==> flow/design.v <==
module interpolation (
    input           clk,
    input           RST,
    input           START,
    input   [5:0]   H0,
    input   [5:0]   V0,
    input   [3:0]   SW,
    input   [3:0]   SH,
    output          REN,
    input   [7:0]   R_DATA,
    output  [11:0]  ADDR,
    output  [7:0]   O_DATA,
    output          O_VALID
);
reg [5:0] reg_H0, reg_H0_next;
reg [5:0] reg_V0, reg_V0_next;
reg [3:0] reg_SW, reg_SW_next;
reg [3:0] reg_SH, reg_SH_next;
reg [11:0] reg_ADDR, reg_ADDR_next;
reg        output_valid, output_valid_next;  
reg        done, done_next;  
assign ADDR = reg_ADDR;
assign REN = 1'b0;
assign O_VALID = output_valid;
reg [9:0] width_sum, width_sum_next;
reg [9:0] height_sum, height_sum_next;
wire [5:0] X_lower, X_upper, Y_lower, Y_upper;
reg [5:0] last_y_row, last_y_row_next;  
reg x_divide, y_divide, x_divide_next, y_divide_next;
assign X_lower = width_sum[9:4];
assign X_upper = x_divide_next ? width_sum[9:4] : width_sum[9:4] + 1;
assign Y_lower = height_sum[9:4];
assign Y_upper = y_divide_next ? height_sum[9:4] : height_sum[9:4] + 1;
wire [5:0] next_X_lower, next_X_upper, next_Y_lower, next_Y_upper;
assign next_X_lower = width_sum_next[9:4];
assign next_X_upper = (width_sum_next[3:0] == 0) ? width_sum_next[9:4] : width_sum_next[9:4] + 1;
assign next_Y_lower = height_sum_next[9:4];
assign next_Y_upper = (height_sum_next[3:0] == 0) ? height_sum_next[9:4] : height_sum_next[9:4] + 1;
reg [3:0] x_ratio, x_ratio_next;  
reg [3:0] y_ratio, y_ratio_next;  
wire [7:0] left_margin, right_margin;
reg [7:0] data_y_lower [0:1];
reg [7:0] data_y_lower_next [0:1];
reg [7:0] data_y_upper [0:1];
reg [7:0] data_y_upper_next [0:1];
reg [4:0] count_cycle, count_cycle_next;
reg [1:0] pre_pre_state, pre_state, state, state_next;
wire pre_pre_state_is_11, pre_pre_state_is_10, pre_pre_state_is_01, pre_pre_state_is_00;
assign pre_pre_state_is_11 = pre_pre_state[1] & pre_pre_state[1];
assign pre_pre_state_is_00 = ~pre_pre_state[1] & ~pre_pre_state[0];
wire [5:0] x_ADDR, y_ADDR;
assign x_ADDR = state[1] ? X_upper : X_lower;
assign y_ADDR = state[0] ? Y_upper : Y_lower;
    Cal_Interpolation cal_inter_left (
        .DATA_1(data_y_lower[0]),
        .DATA_2(data_y_upper[0]),
        .ratio(y_ratio),
        .Out_DATA(left_margin)
    );
    Cal_Interpolation cal_inter_right (
        .DATA_1(data_y_lower[1]),
        .DATA_2(data_y_upper[1]),
        .ratio(y_ratio),
        .Out_DATA(right_margin)
    );
    Cal_Interpolation cal_inter (
        .DATA_1(left_margin),
        .DATA_2(right_margin),
        .ratio(x_ratio),
        .Out_DATA(O_DATA)
    );
always @(*)begin
    count_cycle_next = count_cycle;
    case(state)
        2'b00: begin
            if(y_divide_next | x_divide_next) begin
                state_next = 2'b11;
            end
            else begin
                state_next = 2'b01;
            end
        end
        2'b01: begin
            state_next = 2'b10;
        end
        2'b10: begin
            state_next = 2'b11;
        end
        2'b11: begin
            count_cycle_next = (count_cycle == 5'd16) ? 0 : count_cycle + 1;
            if(X_lower == next_X_lower && Y_upper == next_Y_upper) begin
                state_next = (X_upper == next_X_upper) ? 2'b11 : 2'b01;
            end
            else if(X_upper == next_X_lower) begin
                state_next = 2'b10;
            end
            else begin
                state_next = 2'b00;
            end
        end
    endcase
end
always @(*)begin
    reg_ADDR_next[5:0] = x_ADDR + reg_H0;
    reg_ADDR_next[11:6] = y_ADDR + reg_V0;
    output_valid_next = pre_state[1] & pre_state[0];
end
always @(*)begin
    case(pre_state)
        2'b00: begin
            data_y_lower_next[0] = R_DATA;
            data_y_lower_next[1] = x_divide ? R_DATA : data_y_lower[1];
            data_y_upper_next[0] = y_divide ? R_DATA : data_y_upper[0];
            data_y_upper_next[1] = data_y_upper[1];
        end
        2'b01: begin
            data_y_upper_next[0] = R_DATA;
            data_y_lower_next[0] = data_y_lower[0];
            data_y_lower_next[1] = data_y_lower[1];
            data_y_upper_next[1] = data_y_upper[1];
        end
        2'b10: begin
            data_y_lower_next[1] = R_DATA;
            data_y_lower_next[0] = pre_pre_state_is_11 ? data_y_lower[1] : data_y_lower[0];  
            data_y_upper_next[0] = pre_pre_state_is_11 ? data_y_upper[1] : data_y_upper[0];
            data_y_upper_next[1] = data_y_upper[1];
        end
        2'b11: begin
            data_y_upper_next[1] = R_DATA;
            data_y_lower_next[1] = y_divide ? R_DATA : data_y_lower[1];
            data_y_upper_next[0] = x_divide ? R_DATA : data_y_upper[0];
            data_y_lower_next[0] = y_divide ? data_y_upper[0] :
                                    x_divide ? data_y_lower[1] : data_y_lower[0];
        end
    endcase
end
always @(*)begin
    if(START) begin
        reg_H0_next = H0;
        reg_V0_next = V0;
        reg_SW_next = SW - 1;
        reg_SH_next = SH - 1;
    end
    else begin
        reg_H0_next = reg_H0;
        reg_V0_next = reg_V0;
        reg_SW_next = reg_SW;
        reg_SH_next = reg_SH;
    end
end
always @(*)begin
    if(state == 2'b11) begin
        if(count_cycle == 5'd16) begin
            width_sum_next = 0;
            height_sum_next = height_sum + reg_SH;
        end
        else begin
            width_sum_next = width_sum + reg_SW;
            height_sum_next = height_sum;
        end
    end
    else begin
        width_sum_next = width_sum;
        height_sum_next = height_sum;
    end
    x_divide_next = (width_sum[3:0] == 0);
    y_divide_next = (height_sum[3:0] == 0);
    x_ratio_next = width_sum[3:0];
    y_ratio_next = height_sum[3:0];
    if(height_sum[9:4] == reg_V0_next) begin
        done_next = 0;
    end
    else begin
        done_next = 1;
    end
end
always @(negedge clk) begin
    reg_ADDR <= reg_ADDR_next;
    data_y_lower[0] <= data_y_lower_next[0];
    data_y_lower[1] <= data_y_lower_next[1];
    data_y_upper[0] <= data_y_upper_next[0];
    data_y_upper[1] <= data_y_upper_next[1];
    output_valid <= output_valid_next;
end
always @(posedge clk) begin
    if(RST | START) begin
        width_sum <= 0;
        height_sum <= 0;
        state <= 2'b00;
        pre_state <= 2'b00;
        pre_pre_state <= 2'b00;
        x_divide <= 0;
        y_divide <= 0;
        x_ratio <= 0;
        y_ratio <= 0;
        done <= 1;
        count_cycle <= 0;
    end
    else begin
        width_sum <= width_sum_next;
        height_sum <= height_sum_next;
        state <= state_next;
        pre_state <= state;
        pre_pre_state <= pre_state;
        x_divide <= x_divide_next;
        y_divide <= y_divide_next;
        x_ratio <= x_ratio_next;
        y_ratio <= y_ratio_next;
        done <= done_next;
        count_cycle <= count_cycle_next;
    end
    reg_H0 <= reg_H0_next;
    reg_V0 <= reg_V0_next;
    reg_SW <= reg_SW_next;
    reg_SH <= reg_SH_next;
end
endmodule
module Cal_Interpolation (
    input   [7:0]   DATA_1,
    input   [7:0]   DATA_2,
    input   [3:0]   ratio,
    output  [7:0]   Out_DATA
);
    reg [3:0] flip_ratio;
    wire [7:0] d1_3, d1_2, d1_1, d1_0, d2_3, d2_2, d2_1, d2_0;
    wire [11:0] output_inter;
    assign d1_3 = {8{flip_ratio[3]}} & DATA_1;
    assign d1_2 = {8{flip_ratio[2]}} & DATA_1;
    assign d1_1 = {8{flip_ratio[1]}} & DATA_1;
    assign d1_0 = {8{flip_ratio[0]}} & DATA_1;
    assign d2_3 = {8{ratio[3]}} & DATA_2;
    assign d2_2 = {8{ratio[2]}} & DATA_2;
    assign d2_1 = {8{ratio[1]}} & DATA_2;
    assign d2_0 = {8{ratio[0]}} & DATA_2;
    assign output_inter = {d1_3, 3'b000} + {d1_2, 2'b00} + {d1_1, 1'b0} + d1_0 
                        + {d2_3, 3'b000} + {d2_2, 2'b00} + {d2_1, 1'b0} + d2_0 ;
    assign Out_DATA = (ratio == 4'b0000) ? DATA_1 : output_inter[11:4];
    always @(*)begin
        flip_ratio = ~ratio[3:0] + 1;
    end
endmodule
# Tool chain data of interpolation
# The steps from the RTL of interpolation to its reports follow in flow order.
# Lines are those of the file above, counted from 1.
# Operators: Yosys type, input widths -> output width; for muxes data width and select width s.
# Cell names lack the library's common part.
# A cell with n/a has no value.
[setup]
top = "interpolation"
clk_port = "clk"
lib = "sky130hd"
lib_corner = "tt_025C_1v80"

# Elaborated design
# Source: Yosys, flattened and elaborated. Widths are those after wreduce. Registers that Yosys merges into a memory's read port (data or address) are not register bits. Print and check cells do not count. Equal cells are merged and count once.
[bits]
ff_bits = 106
out_inout_bits = 22
inputBits = 31
elab_cells = 145
[classes]
eq_ne = 17
muxes = 30
addsub = 34
n_reduce_logical = 14
bitwise = 30
[ops]
columns = ["cell", "count"]
rows = [
  ["$and 8x8->8", 24],
  ["$mux 8", 10],
  ["$add 12x8->12", 6],
  ["$add 12x9->12", 6],
  ["$pmux 8 s3", 2],
  ["$mux 10", 4],
  ["$add 11x10->12", 3],
  ["$add 12x10->12", 3],
  ["$add 12x11->12", 3],
  ["$mux 6", 6],
  ["$pmux 8 s4", 1],
  ["$logic_not 4->1", 6],
  ["$add 6x1->6 const B", 4],
  ["$eq 6x6->1", 4],
  ["$add 10x4->10", 2],
  ["$add 6x6->6", 2],
  ["$ne 2x2->1 const B", 5],
  ["$mux 5", 2],
  ["$reduce_and 3->1", 3],
  ["$eq 2x2->1 const B", 4],
  ["$add 4x1->4 const B", 2],
  ["$sub 4x1->4 const B", 2],
  ["$not 4->4", 2],
  ["$pmux 2 s4", 1],
  ["$mux 2", 4],
  ["$reduce_or 3->1", 2],
  ["$add 5x1->5 const B", 1],
  ["$eq 5x5->1 const B", 1],
]
# Not listed: further kinds 7, cells in them 10.

# Logic depth
# Yosys ltp: most cells in a row. Word level: on the elaborated netlist, between registers, memories and ports. Mapped: between sequential cells and ports; inverters and the memories' decode and read muxes count.
[depth]
depth_word = 20
ABC_AREA = 0
depth_mapped = 40
mapped_depth_nobuf = 38

# Mapped cells and area
# Yosys stat after the flow's synthesis: flattened, memories mapped to cells. It holds for the ABC_AREA given above (unset counts as 0); a run with the other value may have another netlist.
# The area totals of this step are shown rounded.
[synth_totals]
ff_cells = 105
buffers = 43
seq_area_um2 = 2600
area_um2 = 11000
cells = 1133
[types]
columns = ["cell_type", "count", "area_total_um2"]
rows = [
  ["fa_1", 133, 2.66E+03],
  ["edfxtp_1", 52, 1.56E+03],
  ["dfxtp_1", 53, 1.06E+03],
  ["ha_1", 61, 763.232],
  ["inv_1", 162, 608.083],
  ["and2_1", 97, 606.832],
  ["xnor2_1", 47, 411.645],
  ["nor2_1", 108, 405.389],
  ["nand2_1", 86, 322.81],
  ["a21oi_1", 61, 305.293],
  ["xor2_1", 31, 271.51],
  ["mux2i_1", 17, 170.163],
  ["clkbuf_1", 36, 135.13],
  ["mux2_2", 11, 123.869],
  ["nand3_1", 22, 110.106],
  ["o21bai_1", 13, 97.594],
  ["o21ai_0", 19, 95.091],
  ["a21o_1", 12, 90.086],
]
# Other cell types: 44; their cells: 112.
# By module: a second synthesis without flattening, with its own total; a netlist apart from the flattened one above.
[unflattened]
cells_unflattened = 1157
area_unflattened_um2 = 11000
# Rows give one instance, submodules left out.
[by_module]
columns = ["module", "mod_seq_area_um2", "n_inst", "n_cells", "mod_area_um2"]
rows = [
  ["Cal_Interpolation", 0.0, 3, 216, 1800],
  ["interpolation", 2600, 1, 509, 5400],
]

# Measured results for interpolation: 5 stored runs of the Yosys and OpenROAD flow on sky130hd. The settings differ; the order carries no meaning. The constraints put input and output delay at 20% of the set period each and load the outputs with 0.01 pF.
# "fin_power_mw" is the tool's figure for a default switching activity; nothing was simulated.
# The results are shown rounded.

[[run]]
name = "run A"
[run.settings]
CORE_UTILIZATION = 22
period_ns = 31.5
CAP_MARGIN = 20
CORE_MARGIN = 2
SLEW_MARGIN = 20
[run.results]
fin_power_mw = 0.33
ws_setup_ps = 460
fin_hold_ws_ps = 500
total_die_area_um2 = 50000
stdcell_area_um2 = 12000
synthArea_um2 = 11000
tns_setup_ps = 0

[[run]]
name = "run B"
[run.settings]
CAP_MARGIN = 15
CELL_PAD_IN_SITES_DETAIL_PLACEMENT = 2
CORE_ASPECT_RATIO = 0.73
HOLD_SLACK_MARGIN = 0.03
SLEW_MARGIN = 5
period_ns = 27.9
CORE_MARGIN = 2
CORE_UTILIZATION = 40
[run.results]
fin_power_mw = 0.45
ws_setup_ps = -1400
fin_hold_ws_ps = 560
total_die_area_um2 = 28000
stdcell_area_um2 = 13000
synthArea_um2 = 11000
tns_setup_ps = -6800

[[run]]
name = "run C"
[run.settings]
ABC_AREA = 1
CAP_MARGIN = 30
CELL_PAD_IN_SITES_DETAIL_PLACEMENT = 2
CELL_PAD_IN_SITES_GLOBAL_PLACEMENT = 3
CORE_MARGIN = 9
CORE_UTILIZATION = 34
CTS_CLUSTER_DIAMETER = 296
CTS_CLUSTER_SIZE = 26
GPL_ROUTABILITY_DRIVEN = 0
GPL_TIMING_DRIVEN = 1
MAX_ROUTING_LAYER = "met5"
MIN_ROUTING_LAYER = "met1"
PLACE_DENSITY_LB_ADDON = 0.09
SLEW_MARGIN = 15
TNS_END_PERCENT = 35
period_ns = 17.4
[run.results]
fin_power_mw = 0.68
ws_setup_ps = -3100
fin_hold_ws_ps = 500
total_die_area_um2 = 39000
stdcell_area_um2 = 13000
synthArea_um2 = 11000
tns_setup_ps = -21000

[[run]]
name = "run D"
[run.settings]
CORE_UTILIZATION = 40
period_ns = 32.0
CAP_MARGIN = 20
CORE_MARGIN = 2
SLEW_MARGIN = 20
[run.results]
fin_power_mw = 0.33
ws_setup_ps = 570
fin_hold_ws_ps = 500
total_die_area_um2 = 28000
stdcell_area_um2 = 12000
synthArea_um2 = 11000
tns_setup_ps = 0

[[run]]
name = "run E"
[run.settings]
ABC_AREA = 1
CELL_PAD_IN_SITES_GLOBAL_PLACEMENT = 3
CORE_UTILIZATION = 40
CTS_CLUSTER_DIAMETER = 296
CTS_CLUSTER_SIZE = 26
GPL_ROUTABILITY_DRIVEN = 0
GPL_TIMING_DRIVEN = 1
MAX_ROUTING_LAYER = "met4"
MIN_ROUTING_LAYER = "met1"
SETUP_SLACK_MARGIN = 1.07
SLEW_MARGIN = 15
TNS_END_PERCENT = 35
period_ns = 17.4
CAP_MARGIN = 20
CORE_MARGIN = 2
[run.results]
fin_power_mw = 0.64
ws_setup_ps = -3200
fin_hold_ws_ps = 490
total_die_area_um2 = 28000
stdcell_area_um2 = 13000
synthArea_um2 = 11000
tns_setup_ps = -22000
